==> flow/design.v <==
module controller #(
    parameter [19:0] IDLE_CYCLES = 20'd351832    
)(
    input logic clk, 
    input logic rst, 
    output logic load_sreg, 
    output logic transmit_pixel, 
    output logic [5:0] pixel, 
    output logic [4:0] frame,
    output logic idle
);
    localparam TRANSMIT_FRAME       = 1'b0;
    localparam IDLE                 = 1'b1;
    localparam [2:0] READ_CH_VALS   = 3'b001;
    localparam [2:0] LOAD_SREG      = 3'b010;
    localparam [2:0] TRANSMIT_PIXEL = 3'b100;
    localparam [8:0] TRANSMIT_CYCLES    = 9'd360;        
    logic state;
    logic next_state;
    logic [2:0] transmit_phase;
    logic [2:0] next_transmit_phase;
    logic [5:0] pixel_counter;
    logic [4:0] frame_counter;
    logic [8:0] transmit_counter;
    logic [19:0] idle_counter;
    logic transmit_pixel_done;
    logic idle_done;
    assign transmit_pixel_done = (transmit_counter == TRANSMIT_CYCLES - 1);
    assign idle_done = (idle_counter == IDLE_CYCLES - 1);
    always_ff @(negedge clk) begin
        if (rst) begin
            state <= TRANSMIT_FRAME;
            transmit_phase <= READ_CH_VALS;
        end
        else begin
            state <= next_state;
            transmit_phase <= next_transmit_phase;
        end
    end
    always_comb begin
        next_state = 1'bx;
        unique case (state)
            TRANSMIT_FRAME:
                if ((pixel_counter == 6'd0) && (transmit_pixel_done))
                    next_state = IDLE;
                else
                    next_state = TRANSMIT_FRAME;
            IDLE:
                if (idle_done)
                    next_state = TRANSMIT_FRAME;
                else
                    next_state = IDLE;
        endcase
    end
    always_comb begin
        next_transmit_phase = READ_CH_VALS;
        if (state == TRANSMIT_FRAME) begin
            case (transmit_phase)
                READ_CH_VALS:
                    next_transmit_phase = LOAD_SREG;
                LOAD_SREG:
                    next_transmit_phase = TRANSMIT_PIXEL;
                TRANSMIT_PIXEL:
                    next_transmit_phase = transmit_pixel_done ? READ_CH_VALS : TRANSMIT_PIXEL;
            endcase
        end
    end
    always_ff @(negedge clk) begin
        if (rst) begin
            pixel_counter <= 6'd63;
        end
        else if ((state == TRANSMIT_FRAME) && transmit_pixel_done) begin
            pixel_counter <= pixel_counter - 1;
        end
    end
    always_ff @(negedge clk) begin
        if (rst) begin
            frame_counter <= 5'd0;
        end
        else if (idle_done) begin
            frame_counter <= frame_counter + 1;
        end
    end
    always_ff @(negedge clk) begin
        if (rst) begin
            transmit_counter <= 9'd0;
        end
        else if (transmit_phase == TRANSMIT_PIXEL) begin
            transmit_counter <= transmit_counter + 1;
        end
        else begin
            transmit_counter <= 9'd0;
        end
    end
    always_ff @(negedge clk) begin
        if (rst) begin
            idle_counter <= 20'd0;
        end
        else if (state == IDLE) begin
            idle_counter <= idle_counter + 1;
        end
        else begin
            idle_counter <= 20'd0;
        end
    end
    assign pixel = pixel_counter;
    assign frame = frame_counter;
    assign load_sreg = (transmit_phase == LOAD_SREG);
    assign transmit_pixel = (transmit_phase == TRANSMIT_PIXEL);
    assign idle = (state == IDLE);
endmodule
module ws2812b(
    input logic clk, 
    input logic rst, 
    input logic serial_in, 
    input logic transmit, 
    output logic ws2812b_out, 
    output logic shift
);
    localparam IDLE = 1'b0;
    localparam TRANSMITTING = 1'b1;
    localparam T0_CYCLE_COUNT = 4'd5;
    localparam T1_CYCLE_COUNT = 4'd10;
    localparam MAX_CYCLE_COUNT = 4'd15;
    logic state;
    logic [3:0] cycle_count;
    logic bit_being_sent;
    always_ff @(posedge clk) begin
        if (rst) begin
            state <= IDLE;
            cycle_count <= 4'd0;
            bit_being_sent <= 1'b0;
        end
        else unique case (state)
            IDLE:
                if (transmit == 1'b1) begin
                    state <= TRANSMITTING;
                    cycle_count <= 4'd0;
                    bit_being_sent <= serial_in;
                end
            TRANSMITTING:
                if (transmit == 1'b0) begin
                    state <= IDLE;
                end
                else if (cycle_count == MAX_CYCLE_COUNT - 1) begin
                    cycle_count <= 4'd0;
                    bit_being_sent <= serial_in;
                end
                else begin
                    cycle_count <= cycle_count + 1;
                end
        endcase
    end
    always_comb begin
        if (state == TRANSMITTING)
            if (bit_being_sent == 1'b0)
                ws2812b_out = (cycle_count < T0_CYCLE_COUNT);
            else
                ws2812b_out = (cycle_count < T1_CYCLE_COUNT);
        else
            ws2812b_out = 1'b0;
    end
    assign shift = (state == TRANSMITTING) && (cycle_count == 4'd0);
endmodule
module game_of_life (
    input logic clk,
    input logic update,
    input logic [63:0] current_bits,
    output logic [63:0] next_bits
);
    localparam num_rows = 8;
    localparam num_cols = 8;
    int idx;
    int neighbors;
    logic alive;
    int neighbor_row;
    int neighbor_col;
    int nidx;
    always_ff @(posedge clk) begin
        if (update) begin
            for (int row = 0; row < num_rows; row++) begin
                for (int col = 0; col < num_cols; col++) begin
                    idx = row * num_cols + col;
                    neighbors = 0;
                    for (int delta_row = -1; delta_row <= 1; delta_row++) begin
                        for (int delta_col = -1; delta_col <= 1; delta_col++) begin
                            if (!(delta_row == 0 && delta_col == 0)) begin
                                neighbor_row = (row + delta_row + num_rows) % num_rows;
                                neighbor_col = (col + delta_col + num_cols) % num_cols;
                                nidx = neighbor_row * num_cols + neighbor_col;
                                if (current_bits[nidx])
                                    neighbors = neighbors + 1;
                            end
                        end
                    end
                    alive = current_bits[idx];
                    if (alive) begin
                        if ((neighbors == 2) || (neighbors == 3))
                            next_bits[idx] <= 1'b1;
                        else
                            next_bits[idx] <= 1'b0;
                    end
                    else begin
                        if (neighbors == 3)
                            next_bits[idx] <= 1'b1;
                        else
                            next_bits[idx] <= 1'b0;
                    end
                end
            end
        end
    end
endmodule
module top(
    input logic clk,
    input logic rst,
    input logic [63:0] init_r,
    input logic [63:0] init_g,
    input logic [63:0] init_b,
    output logic _48b,
    output logic _45a
);
    logic [5:0] pixel;
    logic [4:0] frame;
    logic [10:0] address;
    logic [23:0] shift_reg;
    logic load_sreg;
    logic transmit_pixel;
    logic shift;
    logic ws2812b_out;
    logic ctrl_idle;
    localparam clock_rate = 12000000;
    assign address = { 5'd0, pixel };
    logic [7:0] frame_buffer_R [0:63];
    logic [7:0] frame_buffer_G [0:63];
    logic [7:0] frame_buffer_B [0:63];
    ws2812b u_ws (
        .clk                (clk),
        .rst                (rst),
        .serial_in          (shift_reg[23]),
        .transmit           (transmit_pixel),
        .ws2812b_out        (ws2812b_out),
        .shift              (shift)
    );
    controller #(
        .IDLE_CYCLES        (20'd1000)
    ) u_ctrl (
        .clk                (clk),
        .rst                (rst),
        .load_sreg          (load_sreg),
        .transmit_pixel     (transmit_pixel),
        .pixel              (pixel),
        .frame              (frame),
        .idle               (ctrl_idle)
    );
    localparam UPDATE_CYCLES = 30000;
    localparam logic [7:0] BRIGHTNESS = 8'h05;
    logic [63:0] frame_bits_R, frame_bits_G, frame_bits_B;
    logic [63:0] next_bits_R, next_bits_G, next_bits_B;
    logic auto_update_sig;
    always_comb begin
        for (int i = 0; i < 64; i++) begin
            frame_bits_R[i] = frame_buffer_R[i];
            frame_bits_G[i] = frame_buffer_G[i];
            frame_bits_B[i] = frame_buffer_B[i];
        end
    end
    game_of_life u_gol_R (
        .clk            (clk),
        .update         (auto_update_sig),
        .current_bits   (frame_bits_R),
        .next_bits      (next_bits_R)
    );
    game_of_life u_gol_G (
        .clk            (clk),
        .update         (auto_update_sig),
        .current_bits   (frame_bits_G),
        .next_bits      (next_bits_G)
    );
    game_of_life u_gol_B (
        .clk            (clk),
        .update         (auto_update_sig),
        .current_bits   (frame_bits_B),
        .next_bits      (next_bits_B)
    );
    logic [$clog2(clock_rate) - 1:0] copy_counter;
    logic update_pending;
    always_ff @(posedge clk) begin
        if (rst) begin
            copy_counter <= 0;
            auto_update_sig <= 1'b0;
            update_pending <= 1'b0;
            for (int i = 0; i < 64; i++) begin
                frame_buffer_R[i] <= init_r[i] ? BRIGHTNESS : 8'h00;
                frame_buffer_G[i] <= init_g[i] ? BRIGHTNESS : 8'h00;
                frame_buffer_B[i] <= init_b[i] ? BRIGHTNESS : 8'h00;
            end
        end
        else begin
            if (UPDATE_CYCLES != 0) begin
                if (copy_counter == UPDATE_CYCLES - 1) begin
                    copy_counter <= 0;
                    auto_update_sig <= 1'b1;
                    update_pending <= 1'b1;
                end else begin
                    copy_counter <= copy_counter + 1;
                    auto_update_sig <= 1'b0;
                end
            end else begin
                auto_update_sig <= 1'b0;
            end
            if (update_pending && ctrl_idle && !auto_update_sig) begin
                update_pending <= 1'b0;
                for (int i = 0; i < 64; i++) begin
                    frame_buffer_R[i] <= next_bits_R[i] ? BRIGHTNESS : 8'h00;
                    frame_buffer_G[i] <= next_bits_G[i] ? BRIGHTNESS : 8'h00;
                    frame_buffer_B[i] <= next_bits_B[i] ? BRIGHTNESS : 8'h00;
                end
            end
        end
    end
    always_ff @(posedge clk) begin
        if (rst) begin
            shift_reg <= 24'd0;
        end
        else if (load_sreg) begin
            shift_reg <= { frame_buffer_G[address], frame_buffer_R[address], frame_buffer_B[address] };
        end
        else if (shift) begin
            shift_reg <= { shift_reg[22:0], 1'b0 };
        end
    end
    assign _48b = ws2812b_out;
    assign _45a = ~ws2812b_out;
endmodule
# [Tool chain data of top]
# What the tools print for top, step after step.
# Lines are those of the file above, counted from 1.
# Cell names lack the library's common part.
# The mark - stands for no value.
[inputs] top="top" clk_port="clk" cell_library="sky130hd" lib_corner="tt_025C_1v80"

# [Word level]
# Source: Yosys, flattened and elaborated. Widths are those after wreduce. Registers that Yosys merges into a memory's read port (data or address) are not register bits. Print and check cells do not count.
[word_totals] register_bits=1823 inputBits=194 out_inout_bits=2 elab_cells=6754
[op_classes] cmp=2 add_sub_neg=1349 n_mux=4526 n_logic=4 reduce_and_logical=209 equal=457
[ops] cell="32-bit 2-to-1 mux" n=2892
[ops] cell="32-bit by 2-bit adder with 32-bit output (second input constant)" n=1344
[ops] cell="32-bit by 3-bit equality test with 1-bit output (second input constant)" n=384
[ops] cell="8-bit 2-to-1 mux" n=396
[ops] cell="8-bit case mux with 64-bit select" n=3
[ops] cell="3-bit 2-to-1 mux" n=397
[ops] cell="60-bit 2-to-1 mux" n=12
[ops] cell="56-bit 2-to-1 mux" n=12
[ops] cell="52-bit 2-to-1 mux" n=12
[ops] cell="48-bit 2-to-1 mux" n=12
[ops] cell="64-bit 2-to-1 mux" n=9
[ops] cell="63-bit 2-to-1 mux" n=9
[ops] cell="62-bit 2-to-1 mux" n=9
[ops] cell="61-bit 2-to-1 mux" n=9
[ops] cell="59-bit 2-to-1 mux" n=9
[ops] cell="44-bit 2-to-1 mux" n=12
[ops] cell="58-bit 2-to-1 mux" n=9
[ops] cell="57-bit 2-to-1 mux" n=9
[ops] cell="55-bit 2-to-1 mux" n=9
[ops] cell="54-bit 2-to-1 mux" n=9
[ops] cell="40-bit 2-to-1 mux" n=12
[ops] cell="53-bit 2-to-1 mux" n=9
[ops] cell="51-bit 2-to-1 mux" n=9
[ops] cell="50-bit 2-to-1 mux" n=9
[ops] cell="49-bit 2-to-1 mux" n=9
[ops] cell="36-bit 2-to-1 mux" n=12
[ops] cell="47-bit 2-to-1 mux" n=9
[ops] cell="46-bit 2-to-1 mux" n=9
# Not listed: further kinds 74, cells in them 912.

# [Longest topological paths]
# Yosys ltp: most cells in a row. Word level: on the elaborated netlist, between registers, memories and ports. Mapped: between sequential cells and ports; inverters and the memories' decode and read muxes count.
[logic_depth] ltp_word=187 abc_area=0 depth_mapped=26 mapped_depth_nobuf=24

# [After synthesis]
# Yosys stat after the flow's synthesis: flattened, memories mapped to cells. It holds for the ABC_AREA given above (unset counts as 0); a run with the other value may have another netlist.
# The area totals of this step are shown rounded.
[mapped] yosys_area_um2=100000 buffers=708 seqArea_um2=13000 ffs=479 stdcells=12720
[types] cell="ha_1" n=1352 type_area_um2=1.69E+04
[types] cell="edfxtp_1" n=384 type_area_um2=1.15E+04
[types] cell="xnor2_1" n=1256 type_area_um2=1.1E+04
[types] cell="nand2_1" n=1613 type_area_um2=6.05E+03
[types] cell="xor2_1" n=598 type_area_um2=5.24E+03
[types] cell="mux2_2" n=368 type_area_um2=4.14E+03
[types] cell="xnor3_1" n=162 type_area_um2=3.65E+03
[types] cell="xor3_1" n=138 type_area_um2=3.28E+03
[types] cell="nor2_1" n=788 type_area_um2=2.96E+03
[types] cell="nand3_1" n=461 type_area_um2=2.31E+03
[types] cell="mux2i_1" n=213 type_area_um2=2.13E+03
[types] cell="and2_1" n=309 type_area_um2=1.93E+03
[types] cell="dfxtp_1" n=95 type_area_um2=1.9E+03
[types] cell="inv_1" n=497 type_area_um2=1.87E+03
[types] cell="o31ai_1" n=244 type_area_um2=1.83E+03
[types] cell="clkbuf_1" n=455 type_area_um2=1.71E+03
[types] cell="o21ai_0" n=284 type_area_um2=1.42E+03
[types] cell="nand4_1" n=220 type_area_um2=1376.32
# Other cell types: 82; their cells: 3283.
# The figures by module come from a second, unflattened synthesis with its own total; it is not the netlist above.
[hier_totals] hier_cells=12985 hier_area_um2=100000
# Each row is one instance without its submodules.
[by_module] mod="game_of_life" n_inst=3 seq_area_um2=1900 area_um2=29000 cells=3922
[by_module] mod="top" n_inst=1 seq_area_um2=6800 area_um2=12000 cells=958
[by_module] mod="controller #(IDLE_CYCLES=1000)" n_inst=1 seq_area_um2=880 area_um2=2000 cells=219
[by_module] mod="ws2812b" n_inst=1 seq_area_um2=120 area_um2=340 cells=42

Hand-over note for top

top through Yosys and OpenROAD on sky130hd: 4 stored runs, unordered, with their settings and measured results. The constraints put input and output delay at 20% of the set period each and load the outputs with 0.01 pF.
"power_total_uw" rests on the timing tool's default activity at the inputs, not on a simulated workload.
Values from the reports are rounded here.

[flow] record 1: files
==> flow/run.sh <==
#!/bin/bash
# the make line also repeats the synthesis and layout settings of config.mk as NAME=value (left out here)
make -C /OpenROAD-flow-scripts/flow DESIGN_CONFIG=/design/flow/config.mk WORK_HOME=/design/flow/orfs CLKGATE_MAP_FILE= finish
==> flow/config.mk <==
export PLATFORM = sky130hd
export DESIGN_NAME = top
export DESIGN_NICKNAME = top
export VERILOG_FILES = /design/flow/design.v
export SDC_FILE = /design/flow/constraint.sdc
export NUM_CORES = 4
export LEC_CHECK = 0
export CAP_MARGIN = 20
export CELL_PAD_IN_SITES_DETAIL_PLACEMENT = 2
export CORE_ASPECT_RATIO = 1.84
export CORE_MARGIN = 5
export CORE_UTILIZATION = 47
export CTS_CLUSTER_SIZE = 53
export GPL_ROUTABILITY_DRIVEN = 0
export HOLD_SLACK_MARGIN = 0.15
export MAX_ROUTING_LAYER = met4
export MIN_ROUTING_LAYER = met2
export PLACE_DENSITY = 0.89
export SLEW_MARGIN = 20
export TNS_END_PERCENT = 10
==> flow/constraint.sdc <==
create_clock -name core_clock -period 5.11 [get_ports {clk}]
set_input_delay 1.0220 -clock core_clock [delete_from_list [all_inputs] [get_ports {clk}]]
set_output_delay 1.0220 -clock core_clock [all_outputs]
set_load 0.01 [all_outputs]

[flow] record 1: no final report: placement broke off with DPL-0033

[flow] record 2: files
==> flow/run.sh <==
#!/bin/bash
# the make line also repeats the synthesis and layout settings of config.mk as NAME=value (left out here)
make -C /OpenROAD-flow-scripts/flow DESIGN_CONFIG=/design/flow/config.mk WORK_HOME=/design/flow/orfs CLKGATE_MAP_FILE= finish
==> flow/config.mk <==
export PLATFORM = sky130hd
export DESIGN_NAME = top
export DESIGN_NICKNAME = top
export VERILOG_FILES = /design/flow/design.v
export SDC_FILE = /design/flow/constraint.sdc
export NUM_CORES = 4
export LEC_CHECK = 0
export ABC_AREA = 0
export CAP_MARGIN = 10
export CELL_PAD_IN_SITES_DETAIL_PLACEMENT = 1
export CELL_PAD_IN_SITES_GLOBAL_PLACEMENT = 1
export CORE_ASPECT_RATIO = 0.55
export CORE_MARGIN = 7
export CORE_UTILIZATION = 35
export CTS_CLUSTER_DIAMETER = 181
export CTS_CLUSTER_SIZE = 37
export GPL_ROUTABILITY_DRIVEN = 0
export GPL_TIMING_DRIVEN = 1
export MAX_ROUTING_LAYER = met4
export MIN_ROUTING_LAYER = met2
export PLACE_DENSITY_LB_ADDON = 0.02
export SETUP_SLACK_MARGIN = 1.29
export SLEW_MARGIN = 20
==> flow/constraint.sdc <==
create_clock -name core_clock -period 8.6 [get_ports {clk}]
set_input_delay 1.7200 -clock core_clock [delete_from_list [all_inputs] [get_ports {clk}]]
set_output_delay 1.7200 -clock core_clock [all_outputs]
set_load 0.01 [all_outputs]

[flow] record 2: metrics
[metrics] power_total_uw = 19000
[metrics] fin_ws_ps = 1300
[metrics] dieArea_um2 = 310000
[metrics] yosys_chip_area_um2 = 100000
[metrics] final_util_frac = 0.38

[flow] record 3: files
==> flow/run.sh <==
#!/bin/bash
# the make line also repeats the synthesis and layout settings of config.mk as NAME=value (left out here)
make -C /OpenROAD-flow-scripts/flow DESIGN_CONFIG=/design/flow/config.mk WORK_HOME=/design/flow/orfs CLKGATE_MAP_FILE= finish
==> flow/config.mk <==
export PLATFORM = sky130hd
export DESIGN_NAME = top
export DESIGN_NICKNAME = top
export VERILOG_FILES = /design/flow/design.v
export SDC_FILE = /design/flow/constraint.sdc
export NUM_CORES = 4
export LEC_CHECK = 0
export CAP_MARGIN = 35
export CELL_PAD_IN_SITES_DETAIL_PLACEMENT = 1
export CELL_PAD_IN_SITES_GLOBAL_PLACEMENT = 2
export CORE_MARGIN = 2
export CORE_UTILIZATION = 49
export MAX_ROUTING_LAYER = met5
export PLACE_DENSITY_LB_ADDON = 0.04
export SETUP_SLACK_MARGIN = -0.4
export SLEW_MARGIN = 20
export TNS_END_PERCENT = 50
==> flow/constraint.sdc <==
create_clock -name core_clock -period 8.06 [get_ports {clk}]
set_input_delay 1.6120 -clock core_clock [delete_from_list [all_inputs] [get_ports {clk}]]
set_output_delay 1.6120 -clock core_clock [all_outputs]
set_load 0.01 [all_outputs]

[flow] record 3: metrics
[metrics] power_total_uw = 21000
[metrics] fin_ws_ps = 740
[metrics] dieArea_um2 = 220000
[metrics] yosys_chip_area_um2 = 100000
[metrics] final_util_frac = 0.53

[flow] record 4: files
==> flow/run.sh <==
#!/bin/bash
# the make line also repeats the synthesis and layout settings of config.mk as NAME=value (left out here)
make -C /OpenROAD-flow-scripts/flow DESIGN_CONFIG=/design/flow/config.mk WORK_HOME=/design/flow/orfs CLKGATE_MAP_FILE= finish
==> flow/config.mk <==
export PLATFORM = sky130hd
export DESIGN_NAME = top
export DESIGN_NICKNAME = top
export VERILOG_FILES = /design/flow/design.v
export SDC_FILE = /design/flow/constraint.sdc
export NUM_CORES = 4
export LEC_CHECK = 0
export CAP_MARGIN = 20
export CORE_MARGIN = 6
export CORE_UTILIZATION = 71
export GPL_ROUTABILITY_DRIVEN = 0
export GPL_TIMING_DRIVEN = 1
export MAX_ROUTING_LAYER = met4
export MIN_ROUTING_LAYER = met1
export SETUP_SLACK_MARGIN = 0.18
export SLEW_MARGIN = 20
==> flow/constraint.sdc <==
create_clock -name core_clock -period 15.1 [get_ports {clk}]
set_input_delay 3.0200 -clock core_clock [delete_from_list [all_inputs] [get_ports {clk}]]
set_output_delay 3.0200 -clock core_clock [all_outputs]
set_load 0.01 [all_outputs]

[flow] record 4: metrics
[metrics] power_total_uw = 11000
[metrics] fin_ws_ps = 3800
[metrics] dieArea_um2 = 160000
[metrics] yosys_chip_area_um2 = 100000
[metrics] final_util_frac = 0.76

End of note.
